==> flow/design.v <==
module Cfu (
    input               cmd_valid,
    output              cmd_ready,
    input      [9:0]    cmd_payload_function_id,
    input      [31:0]   cmd_payload_inputs_0,
    input      [31:0]   cmd_payload_inputs_1,
    output reg          rsp_valid,
    input               rsp_ready,
    output reg [31:0]   rsp_payload_outputs_0,
    input               reset,
    input               clk
);
    reg signed [31:0] InputOffset, FilterOffset;
    reg signed [31:0] accumulator;  
    reg signed [31:0] acc0, acc1, acc2, acc3;
    reg [31:0] global_input;
    wire [31:0] simd_input = (cmd_payload_function_id[9:3] == 7'd0) ? cmd_payload_inputs_0 : global_input;
    wire [31:0] simd_filter = (cmd_payload_function_id[9:3] == 7'd0) ? cmd_payload_inputs_1 : cmd_payload_inputs_0;
    wire signed [31:0] prod_0, prod_1, prod_2, prod_3;
    assign prod_0 = ($signed(simd_input[7 : 0]) + InputOffset) * ($signed(simd_filter[7 : 0]) + FilterOffset);
    assign prod_1 = ($signed(simd_input[15: 8]) + InputOffset) * ($signed(simd_filter[15: 8]) + FilterOffset);
    assign prod_2 = ($signed(simd_input[23:16]) + InputOffset) * ($signed(simd_filter[23:16]) + FilterOffset);
    assign prod_3 = ($signed(simd_input[31:24]) + InputOffset) * ($signed(simd_filter[31:24]) + FilterOffset);
    wire signed [31:0] sum_prods;
    assign sum_prods = prod_0 + prod_1 + prod_2 + prod_3;
    assign cmd_ready = ~rsp_valid;
    always @(posedge clk) begin
        if (reset) begin
            rsp_payload_outputs_0 <= 32'b0;
            rsp_valid <= 1'b0;
            InputOffset <= 32'd0;
            FilterOffset <= 32'd0;
            accumulator <= 32'd0;
            acc0 <= 32'd0;
            acc1 <= 32'd0;
            acc2 <= 32'd0;
            acc3 <= 32'd0;
            global_input <= 32'd0;
        end else if (rsp_valid) begin
            if (rsp_ready) rsp_valid <= 1'b0;
        end else if (cmd_valid) begin
            rsp_valid <= 1'b1;
            case (cmd_payload_function_id[9:3])
                7'd0: begin
                    accumulator <= accumulator + sum_prods;
                    rsp_payload_outputs_0 <= accumulator;
                end
                7'd1: begin
                    accumulator <= 32'd0;
                    rsp_payload_outputs_0 <= 32'd0;
                end
                7'd2: begin
                    InputOffset <= $signed(cmd_payload_inputs_0);
                    rsp_payload_outputs_0 <= $signed(cmd_payload_inputs_0);
                end
                7'd3: begin
                    FilterOffset <= $signed(cmd_payload_inputs_0);
                    rsp_payload_outputs_0 <= $signed(cmd_payload_inputs_0);
                end
                7'd4: begin
                    rsp_payload_outputs_0 <= accumulator;
                end
                7'd5: begin
                    global_input <= cmd_payload_inputs_0;
                end
                7'd6: begin
                    acc0 <= acc0 + sum_prods;
                end
                7'd7: begin
                    acc1 <= acc1 + sum_prods;
                end
                7'd8: begin
                    acc2 <= acc2 + sum_prods;
                end
                7'd9: begin
                    acc3 <= acc3 + sum_prods;
                end
                7'd10: begin
                    acc0 <= 32'd0;
                    acc1 <= 32'd0;
                    acc2 <= 32'd0;
                    acc3 <= 32'd0;
                end
                7'd11: rsp_payload_outputs_0 <= acc0;
                7'd12: rsp_payload_outputs_0 <= acc1;
                7'd13: rsp_payload_outputs_0 <= acc2;
                7'd14: rsp_payload_outputs_0 <= acc3;
                default: rsp_payload_outputs_0 <= 32'b0;
            endcase
        end
    end
endmodule
--- tool output ---
## From RTL to reports: Cfu

Module Cfu before and after one edit of its RTL, step after step.
Lines under "unedited" count in the file above, lines under "edited" in the edited file.
"change": "edited" minus "unedited" as printed here. "rel. change": 100 x difference / "unedited".
Cell names lack the library's common part.
A cell with n/a has no value.

- Design top: Cfu
- Clock port: clk
- Cell library: sky130hd
- Timing corner: tt_025C_1v80

## Diff

The edit as a unified diff against the file above.
The edit is scripted: it alters the design's behaviour and was not made to optimise anything.

```diff
@@ -43,5 +43,5 @@
             case (cmd_payload_function_id[9:3])
                 7'd0: begin
-                    accumulator <= accumulator + sum_prods;
+                    accumulator <= accumulator ^ sum_prods;
                     rsp_payload_outputs_0 <= accumulator;
                 end
```

## Word-level counts

Counts by Yosys on the flattened word-level netlist (proc, flatten, opt, wreduce; memories kept). Register bits leave out memories and registers merged into their read ports (data or address). Print and check cells are left out. Cells with the same type and inputs are merged into one.

Cells by class:

| what | unedited | edited | change | rel. change (%) |
|---|---|---|---|---|
| add/sub/neg operators | 16 | 15 | -1 | -6.25 |
| multiply operators | 4 | 4 | 0 | 0.00 |
| div/mod/pow operators | 0 | 0 | 0 | n/a |
| order comparisons | 0 | 0 | 0 | n/a |
| equal/unequal tests | 14 | 14 | 0 | 0.00 |
| shift-type cells | 0 | 0 | 0 | n/a |
| mux-type cells | 11 | 11 | 0 | 0.00 |
| bitwise operators | 2 | 3 | +1 | +50.00 |
| reductions and logical operators | 18 | 18 | 0 | 0.00 |

Operator list:

| kind | unedited | edited | change | rel. change (%) |
|---|---|---|---|---|
| adder 32 bit | 8 | 7 | -1 | -12.50 |
| XOR 32 bit | 0 | 1 | +1 | n/a |

Unchanged operator kinds not shown: 16.

Storage and ports:

| what | unedited | edited | change | rel. change (%) |
|---|---|---|---|---|
| bits in registers | 289 | 289 | 0 | 0.00 |
| latch bits | 0 | 0 | 0 | n/a |
| bits in writable memories | 0 | 0 | 0 | n/a |
| bits in read-only memories | 0 | 0 | 0 | n/a |
| word width x clocked read ports | 0 | 0 | 0 | n/a |
| memories kept | 0 | 0 | 0 | n/a |
| bits of input ports | 78 | 78 | 0 | 0.00 |
| output and inout bits | 34 | 34 | 0 | 0.00 |
| elaborated cells | 75 | 75 | 0 | 0.00 |

## Longest topological paths

Yosys ltp: most cells in a row. Word level: on the elaborated netlist, between registers, memories and ports. Mapped: between sequential cells and ports; inverters and the memories' decode and read muxes count.

Logic depth:

| what | unedited | edited | change | rel. change (%) |
|---|---|---|---|---|
| word-level depth | 9 | 9 | 0 | 0.00 |
| ABC_AREA | 0 | 0 | n/a | n/a |
| mapped depth | 63 | 62 | -1 | -1.59 |
| gate-level depth less buffers | 60 | 59 | -1 | -1.67 |

## Synthesis result

Source: synth_stat.txt of the flow (Yosys; design flattened, memories mapped). It holds for the ABC_AREA given above (unset counts as 0); a run with the other value may have another netlist.

Mapped netlist:

| what | unedited | edited | change | rel. change (%) |
|---|---|---|---|---|
| cell count | 11,251 | 10,988 | -263 | -2.34 |
| mapped area (µm²) | 95,400.2 | 93,408.3 | -1,991.9 | -2.09 |
| sequential area (µm²) | 5,785.5 | 5,785.5 | 0.0 | 0.00 |
| flip-flop cells | 289 | 289 | 0 | 0.00 |
| buffer cells | 396 | 387 | -9 | -2.27 |

Cells by type:

| cell type | unedited | edited | change | rel. change (%) |
|---|---|---|---|---|
| a21oi_1 | 458 | 378 | -80 | -17.47 |
| nand2_1 | 1,507 | 1,540 | +33 | +2.19 |
| ha_1 | 984 | 952 | -32 | -3.25 |
| xnor2_1 | 425 | 454 | +29 | +6.82 |
| and2_1 | 337 | 309 | -28 | -8.31 |
| a31oi_1 | 60 | 34 | -26 | -43.33 |
| inv_1 | 2,258 | 2,233 | -25 | -1.11 |
| a211oi_1 | 45 | 25 | -20 | -44.44 |
| or3_1 | 41 | 23 | -18 | -43.90 |
| clkbuf_1 | 392 | 376 | -16 | -4.08 |
| o21a_1 | 56 | 40 | -16 | -28.57 |
| o21ai_0 | 206 | 191 | -15 | -7.28 |
| xor2_1 | 175 | 189 | +14 | +8.00 |
| nor2b_1 | 92 | 105 | +13 | +14.13 |
| xnor3_1 | 32 | 20 | -12 | -37.50 |
| nor3_1 | 102 | 91 | -11 | -10.78 |
| and3_1 | 31 | 42 | +11 | +35.48 |
| a21o_1 | 113 | 103 | -10 | -8.85 |

Unchanged cell types not shown: 12.
The list need not be complete.

## Worst setup path after synthesis

OpenSTA on the mapped netlist: ideal clock, no wires. The path of least setup slack (recovery checks aside). Input and output delay are each 20% of the period. Register names are those of the netlist, which keeps one name where synthesis merged equal registers.

Timing path post-synthesis:

| what | unedited | edited | change | rel. change (%) |
|---|---|---|---|---|
| path type | in2reg | in2reg | n/a | n/a |
| from | input port cmd_payload_function_id[4] | input port cmd_payload_function_id[9] | n/a | n/a |
| to | register acc0[31] | register acc0[31] | n/a | n/a |
| period (ps) | 20,000 | 20,000 | 0 | 0.00 |
| external input delay (ps) | 4,000 | 4,000 | 0 | 0.00 |
| setup time (ps) | 127 | 132 | +5 | n/a |
| time at the first pin (ps) | 4,000 | 4,000 | 0 | 0.00 |
| arrival (ps) | 18,193 | 17,983 | -210 | -1.15 |
| required time (ps) | 19,873 | 19,868 | -5 | -0.03 |
| path slack (ps) | 1,679 | 1,884 | +205 | n/a |
| delay of the path (ps) | 14,320 | 14,115 | -205 | -1.43 |
| driving pins on the path | 51 | 56 | +5 | +9.80 |
| path buffers | 3 | 3 | 0 | 0.00 |
| synthesis period reached (ps) | 18,321 | 18,116 | -205 | -1.12 |

"delay of the path" is the arrival time less input delay plus setup time.
"driving pins on the path" counts driving pins, that of a launching flip-flop among them; a cell with two outputs on the path counts twice.
"synthesis period reached" = period - worst setup slack (recovery checks aside). The figure is calculated, with input and output delays left at 20% of the set period.
Between the ends stands the longest chain of elaborated cells between them, by number of cells; it is not shown to be the way that was timed. Of several equally long chains one is given.
A line is the first line of the expression or statement that the cell stems from. Yosys adds cells for indexed reads and writes and turns some case tables into memories.
At most two assigning lines are given for a register; there are more.

Between the ends, post-synthesis, unedited:
- Cells stage by stage: clkbuf_1 > nor2_1 > nand3_1 > clkbuf_1 > clkbuf_1 > mux2_2 > ha_1 > inv_1 > fa_1 > nor2b_1 > o31a_1 > o211a_1 > nor4_4 > o21ai_2 > o41ai_2 > o211a_1 > a21oi_1 > a21o_1 > [15 not listed] > xor2_1 > xnor2_1 > xnor2_1 > xnor2_1 > xnor2_1 > xnor3_1 > xnor2_1 > xnor3_1 > xor2_1 > xnor3_1 > xnor3_1 > xnor3_1 > xnor3_2 > mux2_1 > and2_1 > mux2_2 > a211oi_1 > o32ai_1
- Length of the longest elaborated chain: 9
- Elaborated cells between the ends (all ways): 24
- Classes of those cells: add/sub (12); mul (4); eq/ne (2); mux (3); reduce/logical (3)

RTL lines, path post-synthesis, unedited:

| what | RTL line | RTL |
|---|---|---|
| start, declared | 4 | `input      [9:0]    cmd_payload_function_id,` |
| logical NOT 7 bit | 17 | `wire [31:0] simd_input = (cmd_payload_function_id[9:3] == 7'd0) ? cmd_payload_inputs_0 : global_input;` |
| 2-to-1 mux 32 bit | 17 |  |
| adder 8 x 32 -> 32 bit | 20 | `assign prod_0 = ($signed(simd_input[7 : 0]) + InputOffset) * ($signed(simd_filter[7 : 0]) + FilterOffset);` |
| multiplier 32 x 32 -> 32 bit | 20 |  |
| adder 32 bit x3 | 25 | `assign sum_prods = prod_0 + prod_1 + prod_2 + prod_3;` |
| adder 32 bit | 67 | `acc0 <= acc0 + sum_prods;` |
| case mux 32 bit (select 2 bit) | 43 | `case (cmd_payload_function_id[9:3])` |
| end, assigned | 34 | `acc0 <= 32'd0;` |
| end, assigned | 67 |  |
| end, declared | 15 | `reg signed [31:0] acc0, acc1, acc2, acc3;` |

Between the ends, post-synthesis, edited:
- Cells stage by stage: nor3_1 > nand3_1 > clkbuf_1 > clkbuf_1 > mux2_2 > ha_1 > buf_2 > o21a_1 > a2111o_1 > a311oi_4 > o31a_2 > a2111oi_0 > o31ai_1 > nand2b_1 > a21o_1 > nand2_1 > a21oi_1 > nor2_1 > [20 not listed] > xnor2_1 > xnor2_1 > xnor2_1 > xnor2_1 > xnor2_1 > xnor2_1 > xnor2_1 > xnor3_1 > xnor2_1 > xnor3_1 > xor3_1 > xnor2_1 > xnor3_1 > xnor3_2 > xor2_4 > xor2_1 > mux2i_1 > a21oi_1
- Length of the longest elaborated chain: 9
- Elaborated cells between the ends (all ways): 24
- Classes of those cells: add/sub (12); mul (4); eq/ne (2); mux (3); reduce/logical (3)

RTL lines, path post-synthesis, edited:

| what | RTL line | RTL |
|---|---|---|
| start, declared | 4 | `input      [9:0]    cmd_payload_function_id,` |
| logical NOT 7 bit | 17 | `wire [31:0] simd_input = (cmd_payload_function_id[9:3] == 7'd0) ? cmd_payload_inputs_0 : global_input;` |
| 2-to-1 mux 32 bit | 17 |  |
| adder 8 x 32 -> 32 bit | 20 | `assign prod_0 = ($signed(simd_input[7 : 0]) + InputOffset) * ($signed(simd_filter[7 : 0]) + FilterOffset);` |
| multiplier 32 x 32 -> 32 bit | 20 |  |
| adder 32 bit x3 | 25 | `assign sum_prods = prod_0 + prod_1 + prod_2 + prod_3;` |
| adder 32 bit | 67 | `acc0 <= acc0 + sum_prods;` |
| case mux 32 bit (select 2 bit) | 43 | `case (cmd_payload_function_id[9:3])` |
| end, assigned | 34 | `acc0 <= 32'd0;` |
| end, assigned | 67 |  |
| end, declared | 15 | `reg signed [31:0] acc0, acc1, acc2, acc3;` |

## Timing after layout

Path of least setup slack in the final report of the runs of pair 1 (OpenROAD, finished layout, wires in). Where an end is a register, its clock arrival counts in the times.
The path's times are printed in steps of 10 ps; the period is the one set.

Timing path post-layout:

| what | unedited | edited | change | rel. change (%) |
|---|---|---|---|---|
| path type | in2reg | in2reg | n/a | n/a |
| from | input port cmd_payload_function_id[6] | input port cmd_payload_function_id[9] | n/a | n/a |
| to | register acc1[31] | register acc3[31] | n/a | n/a |
| period (ps) | 19,700 | 19,700 | 0 | 0.00 |
| external input delay (ps) | 3,940 | 3,940 | 0 | 0.00 |
| setup time (ps) | 80 | 140 | +60 | n/a |
| time at the first pin (ps) | 3,940 | 3,940 | 0 | 0.00 |
| arrival (ps) | 19,780 | 19,680 | -100 | -0.51 |
| required time (ps) | 20,170 | 20,140 | -30 | -0.15 |
| path slack (ps) | 380 | 460 | +80 | n/a |
| driving pins on the path | 53 | 54 | +1 | +1.89 |
| path buffers | 4 | 5 | +1 | +25.00 |

Between the ends stands the longest chain of elaborated cells between them, by number of cells; it is not shown to be the way that was timed. Of several equally long chains one is given.
At most two assigning lines are given for a register; there are more.

Between the ends, post-layout, unedited:
- Cells stage by stage: clkdlybuf4s50_1 > nor2_2 > nand3_4 > buf_6 > buf_6 > mux2_2 > ha_1 > fa_1 > a21oi_1 > o21ai_2 > a22o_1 > a2111oi_4 > nor3_2 > o2111a_1 > a211oi_1 > o31a_1 > nand2_1 > fa_1 > [17 not listed] > xnor2_1 > xnor2_1 > xnor2_1 > xnor2_1 > xnor3_1 > xnor2_1 > xnor3_1 > xor2_1 > xnor3_1 > xnor3_1 > xnor3_1 > xnor3_2 > buf_4 > xnor2_4 > xnor2_4 > xor2_1 > or3_1 > a31oi_1
- Length of the longest elaborated chain: 9
- Elaborated cells between the ends (all ways): 24
- Classes of those cells: add/sub (12); mul (4); eq/ne (2); mux (3); reduce/logical (3)

RTL lines, path post-layout, unedited:

| what | RTL line | RTL |
|---|---|---|
| start, declared | 4 | `input      [9:0]    cmd_payload_function_id,` |
| logical NOT 7 bit | 17 | `wire [31:0] simd_input = (cmd_payload_function_id[9:3] == 7'd0) ? cmd_payload_inputs_0 : global_input;` |
| 2-to-1 mux 32 bit | 17 |  |
| adder 8 x 32 -> 32 bit | 20 | `assign prod_0 = ($signed(simd_input[7 : 0]) + InputOffset) * ($signed(simd_filter[7 : 0]) + FilterOffset);` |
| multiplier 32 x 32 -> 32 bit | 20 |  |
| adder 32 bit x3 | 25 | `assign sum_prods = prod_0 + prod_1 + prod_2 + prod_3;` |
| adder 32 bit | 70 | `acc1 <= acc1 + sum_prods;` |
| case mux 32 bit (select 2 bit) | 43 | `case (cmd_payload_function_id[9:3])` |
| end, assigned | 35 | `acc1 <= 32'd0;` |
| end, assigned | 70 |  |
| end, declared | 15 | `reg signed [31:0] acc0, acc1, acc2, acc3;` |

Between the ends, post-layout, edited:
- Cells stage by stage: clkdlybuf4s50_1 > nor3_1 > nand3_4 > buf_12 > mux2_2 > ha_1 > a211o_1 > a221oi_1 > o21ai_1 > a21oi_1 > a311oi_1 > o311a_1 > o21ai_0 > nand2b_1 > a21o_1 > nand4_1 > and3b_1 > xor2_1 > [18 not listed] > xnor2_1 > xnor3_1 > xnor2_1 > xnor3_1 > xnor2_1 > xnor2_1 > buf_4 > xnor3_1 > xor2_1 > xnor3_1 > xor2_1 > xnor3_1 > xnor3_2 > xor2_4 > buf_12 > xnor2_1 > mux2i_1 > a21oi_1
- Length of the longest elaborated chain: 9
- Elaborated cells between the ends (all ways): 24
- Classes of those cells: add/sub (12); mul (4); eq/ne (2); mux (3); reduce/logical (3)

RTL lines, path post-layout, edited:

| what | RTL line | RTL |
|---|---|---|
| start, declared | 4 | `input      [9:0]    cmd_payload_function_id,` |
| logical NOT 7 bit | 17 | `wire [31:0] simd_input = (cmd_payload_function_id[9:3] == 7'd0) ? cmd_payload_inputs_0 : global_input;` |
| 2-to-1 mux 32 bit | 17 |  |
| adder 8 x 32 -> 32 bit | 20 | `assign prod_0 = ($signed(simd_input[7 : 0]) + InputOffset) * ($signed(simd_filter[7 : 0]) + FilterOffset);` |
| multiplier 32 x 32 -> 32 bit | 20 |  |
| adder 32 bit x3 | 25 | `assign sum_prods = prod_0 + prod_1 + prod_2 + prod_3;` |
| adder 32 bit | 76 | `acc3 <= acc3 + sum_prods;` |
| case mux 32 bit (select 2 bit) | 43 | `case (cmd_payload_function_id[9:3])` |
| end, assigned | 37 | `acc3 <= 32'd0;` |
| end, assigned | 76 |  |
| end, declared | 15 | `reg signed [31:0] acc0, acc1, acc2, acc3;` |

## Measured runs

Both versions went through the flow (Yosys, OpenROAD) with the same settings in each pair. Constraints: input delay and output delay 20% of the set period each, output load 0.01 pF.

Flow settings, pair 1:
- CORE_UTILIZATION: 40
- period_ns: 19.7
- CAP_MARGIN: 20
- CORE_MARGIN: 2
- SLEW_MARGIN: 20

Results, pair 1:

| what | unedited | edited | change | rel. change (%) |
|---|---|---|---|---|
| synthesized cell area (µm²) | 95,400.2 | 93,408.3 | -1,991.9 | -2.09 |
| die outline area (µm²) | 242,423.0 | 237,403.0 | -5,020.0 | -2.07 |
| utilization in the final report | 0.461 | 0.439 | -0.022 | n/a |
| worst setup slack after layout (ps) | 382 | 464 | +82 | n/a |
| worst hold slack in the final report (ps) | 452 | 456 | +4 | n/a |
| total power after layout (W) | 0.002687 | 0.002317 | -0.000370 | -13.77 |
| reached clock period (ps) | 19,318 | 19,236 | -82 | -0.42 |

"reached clock period" means the clock period less the worst setup slack. The figure is calculated, with input and output delays left at 20% of the set period.
"total power after layout": no workload was simulated; the value follows from the tool's default switching activity.
--- end ---
